==> flow/design.v <==
module rgst #(
    parameter w=8
)(
    input clk, rst_b, ld, clr, input [w-1:0] d, output reg [w-1:0] q
);
    always @ (posedge clk, negedge rst_b)
        if (!rst_b)                 q <= 0;
        else if (clr)               q <= 0;
        else if (ld)                q <= d;
endmodule
module mschdpath (
    input clk, rst_b,ld_merg,upd_mreg, input [511:0] blk, output [31:0] m0
);
    function [31:0] RtRot(input [31:0] x, input [4:0] p);
        reg [63:0] tmp; begin
        tmp = {x, x} >> p; RtRot = tmp[31:0];end
    endfunction
    function [31:0] Sgm0(input [31:0]x); begin
        Sgm0=RtRot(x,7)^RtRot(x,18)^(x>>3);end
    endfunction
    function [31:0] Sgm1(input [31:0]x); begin
        Sgm1=RtRot(x,17)^RtRot(x,19)^(x>>10);end
    endfunction
    function [31:0] Mux(input sel,input [31:0]d1,d0); begin
        Mux = (sel) ?  d1 : d0 ;end
    endfunction
    function [31:0] Word32(input [511:0]blk, input [3:0]idx); begin
        Word32 = blk[511-32*idx -:32];end
    endfunction
    wire [31:0] m[0:15];
    generate
        genvar k;
        for( k = 0; k < 16; k = k +1) begin:some_name
            if(k < 15)
                rgst #(.w(32)) i0(.clk(clk),.rst_b(rst_b),.clr(1'd0),.ld(upd_mreg),.d(Mux(ld_merg,Word32(blk,k),m[k+1])),.q(m[k]));
            else
                rgst #(.w(32)) i0(.clk(clk),.rst_b(rst_b),.clr(1'd0),.ld(upd_mreg),.d(Mux(ld_merg,Word32(blk,k),m[0] + Sgm0(m[1]) + m[9] + Sgm1(m[14]))),.q(m[k]));
        end
    endgenerate
    assign m0 = m[0];
endmodule
# == Reports on mschdpath ==
# Tool output for the design above, in the order of the flow.
# Line numbers count from 1 in the design file above.
# Library cell names are shortened.
# Not given: --
# design
top,mschdpath
clock,clk
cell_library,sky130hd
pvt_corner,tt_025C_1v80

# == Elaborated design ==
# Source: Yosys, flattened and elaborated. Widths are those after wreduce; folded enables and synchronous resets count as part of the registers. Registers that Yosys merges into a memory's read port (data or address) are not register bits. Print and check cells do not count. Equal cells are merged and count once.
# word_totals
ff_bits,512
latchBits,0
mem_bits_rw,0
romBits,0
clocked_rd_ports_x_width,0
n_memories,0
in_bits,516
output_inout_bits,32
wordCells,39
# classes
addsub,3
n_mul,0
n_div,0
n_cmp,0
n_eq,0
shift,0
mux,16
logic,4
reduce_and_logical,0
# op_table
cell,n
32-bit two-way mux,16
32-bit adder,3
32-bit bitwise XOR,2
32-bit by 22-bit bitwise XOR with 32-bit output,1
32-bit by 29-bit bitwise XOR with 32-bit output,1

# == Logic depth ==
# Yosys ltp: most cells in a row. Word level: on the elaborated netlist, between registers, memories and ports. Mapped: between sequential cells and ports; inverters and the memories' decode and read muxes count.
# depth
ltp_word,6
abc_area,0
depth_mapped,18
depth_no_buf,17

# == Synthesis result ==
# Source: synth_stat.txt of the flow (Yosys; design flattened, memories mapped). It holds for the ABC_AREA given above (unset counts as 0); a run with the other value may have another netlist.
# types
type,n,type_area_um2
dfrtp_1,512,1.28E+04
mux2i_1,486,4.86E+03
a21oi_1,531,2.66E+03
nor2_1,521,1.96E+03
fa_1,62,1241.19
xnor2_1,124,1.09E+03
clkbuf_1,171,641.866
inv_1,149,559.286
ha_1,31,387.872
buf_1,54,202.694
xor2_1,21,183.926
a21o_1,18,135.13
nand2_1,32,120.115
o21ai_0,17,85.082
o221ai_1,9,78.826
nand3_1,14,70.067
o21ai_1,11,55.053
nand4_1,8,50.048
# Not listed: further types 33, cells in them 77.
# mapped
stdcells,2848
mapped_area_um2,27780.4
sequential_area_um2,12812.3
flip_flops,512
n_buf,231
# The figures by module come from a second, unflattened synthesis with its own total; it is not the netlist above.
# hier_totals
hier_cells,2853
hier_area_um2,31600.3
# Rows give one instance, submodules left out.
# by_module
module,n_inst,cells,area_um2,mod_seq_area_um2
rgst (w=32),16,103,1323.8,800.8
mschdpath,1,1205,10420.0,0.0

# == Path before layout ==
# Source: OpenSTA report_checks on the synthesized netlist (no wires, ideal clock, input and output delay 20% of the period each), path of least setup slack; recovery checks are left aside. Register names are those of the netlist, which keeps one name where synthesis merged equal registers.
# synth_timing
path_type,register to register
start,register some_name[14].genblk1.i0.q[20]
end,register some_name[15].genblk1.i0.q[27]
tclk_ns,4.5
setup_time_ns,0.123
t_first_pin_ns,0.000
arrival_ns,3.741
t_required_ns,4.377
setup_slack_ns,0.636
path_delay_ns,3.864
driving_pins,19
n_path_buf,1
synth_period_reached_ns,3.864
# "path_delay_ns" = arrival - input delay + setup time.
# "driving_pins": output pins that drive a net of the path, with the launching flip-flop's if there is one; two outputs of one cell count as two.
# "synth_period_reached_ns" = period - worst setup slack (recovery checks aside). The figure is calculated, with input and output delays left at 20% of the set period.
# The rows between start and end are the longest chain of elaborated cells between them; the timing report does not say that the signal goes this way. Where chains are equally long, one stands for them.
# Each line given opens the expression or statement behind the cell; cells for indexed reads and writes are added by Yosys, which also makes memories of some case tables.
# A register here has more assigning lines than the two given.
# synth_via
path_cell_list,dfrtp_1 > clkbuf_1 > xnor2_1 > xnor2_1 > fa_1 > inv_1 > fa_1 > inv_1 > ha_1 > inv_1 > fa_1 > nor2b_4 > o2111ai_1 > a21oi_2 > nor2_1 > o311ai_4 > a21boi_1 > xnor2_1 > o221a_1
elab_chain_len,4
cells_between,4
cone_lines,3
cone_classes,1 x add/sub; 1 x mux; 2 x logic
# synth_lines
item,line,rtl
from (decl),4,"input clk, rst_b, ld, clr, input [w-1:0] d, output reg [w-1:0] q"
from (assign),7,if (!rst_b)                 q <= 0;
from (assign),9,else if (ld)                q <= d;
32-bit bitwise XOR,22,"Sgm1=RtRot(x,17)^RtRot(x,19)^(x>>10);end"
32-bit by 22-bit bitwise XOR with 32-bit output,22,
32-bit adder,37,"rgst #(.w(32)) i0(.clk(clk),.rst_b(rst_b),.clr(1'd0),.ld(upd_mreg),.d(Mux(ld_merg,Word32(blk,k),m[0] + Sgm0(m[ ..."
32-bit two-way mux,25,Mux = (sel) ?  d1 : d0 ;end
to (assign),8,else if (clr)               q <= 0;
to (assign),9,
to (decl),4,

# == Worst path after layout ==
# Path of least setup slack in the final report of run 2 (OpenROAD, finished layout, wires in). Where an end is a register, its clock arrival counts in the times.
# layout_timing
path_type,register to register
start,register some_name[1].genblk1.i0.q[4]
end,register some_name[15].genblk1.i0.q[29]
tclk_ns,4.42
setup_time_ns,0.08
t_first_pin_ns,0.67
arrival_ns,4.86
t_required_ns,5.01
setup_slack_ns,0.15
driving_pins,20
n_path_buf,2
# The rows between start and end are the longest chain of elaborated cells between them; the timing report does not say that the signal goes this way. Where chains are equally long, one stands for them.
# A register here has more assigning lines than the two given.
# layout_via
path_cell_list,dfrtp_1 > xnor2_1 > xnor2_1 > buf_4 > fa_1 > inv_1 > fa_1 > inv_1 > ha_1 > inv_1 > fa_2 > nor2b_4 > o2111ai_4 > a21oi_4 > buf_4 > nor3b_4 > o21a_2 > o41ai_4 > nand3_1 > o211ai_1
elab_chain_len,6
cells_between,6
cone_lines,3
cone_classes,3 x add/sub; 1 x mux; 2 x logic
# layout_lines
item,line,rtl
from (decl),4,"input clk, rst_b, ld, clr, input [w-1:0] d, output reg [w-1:0] q"
from (assign),7,if (!rst_b)                 q <= 0;
from (assign),9,else if (ld)                q <= d;
32-bit bitwise XOR,19,"Sgm0=RtRot(x,7)^RtRot(x,18)^(x>>3);end"
32-bit by 29-bit bitwise XOR with 32-bit output,19,
32-bit adder (3 in a row),37,"rgst #(.w(32)) i0(.clk(clk),.rst_b(rst_b),.clr(1'd0),.ld(upd_mreg),.d(Mux(ld_merg,Word32(blk,k),m[0] + Sgm0(m[ ..."
32-bit two-way mux,25,Mux = (sel) ?  d1 : d0 ;end
to (assign),8,else if (clr)               q <= 0;
to (assign),9,
to (decl),4,

# Flow measurements of mschdpath on sky130hd: 3 stored runs with different settings, listed in no order. Input and output delays are each 20% of the period that was set; the output load is 0.01 pF.
# By "achieved_clock_period_ns" is meant the clock period of the run minus its worst setup slack. This is arithmetic on one report: input and output delays are still those of the set period (20% each).
# A setting shown as n/a is not set for that run.
# Results: n/a = not shown.
name,run 1,run 2,run 3
ABC_AREA,0,n/a,n/a
CELL_PAD_IN_SITES_DETAIL_PLACEMENT,2,n/a,2
CORE_UTILIZATION,49,18,40
CTS_CLUSTER_SIZE,99,n/a,41
MAX_ROUTING_LAYER,met5,n/a,met4
MIN_ROUTING_LAYER,met1,n/a,met2
PLACE_DENSITY_LB_ADDON,0.2,n/a,0.14
SETUP_SLACK_MARGIN,0.46,n/a,0.23
TNS_END_PERCENT,100,n/a,60
period_ns,5.38,4.42,4.5
CAP_MARGIN,20,20,20
CORE_MARGIN,2,2,2
SLEW_MARGIN,20,20,25
CELL_PAD_IN_SITES_GLOBAL_PLACEMENT,n/a,n/a,0
CTS_CLUSTER_DIAMETER,n/a,n/a,152
GPL_ROUTABILITY_DRIVEN,n/a,n/a,0
GPL_TIMING_DRIVEN,n/a,n/a,0
HOLD_SLACK_MARGIN,n/a,n/a,0.02
achieved_clock_period_ns,n/a,4.269,n/a
final_cell_area_um2,n/a,38582.0,n/a
final_setup_ws_ns,n/a,0.151,n/a
tns_setup_ns,n/a,0.000,n/a
yosys_chip_area_um2,n/a,27780.4,n/a
die_area_um2,n/a,157494.0,n/a
# Run 1: unfinished; error DPL-0033 in placement
# Run 3: unfinished; error GRT-0116 in routing
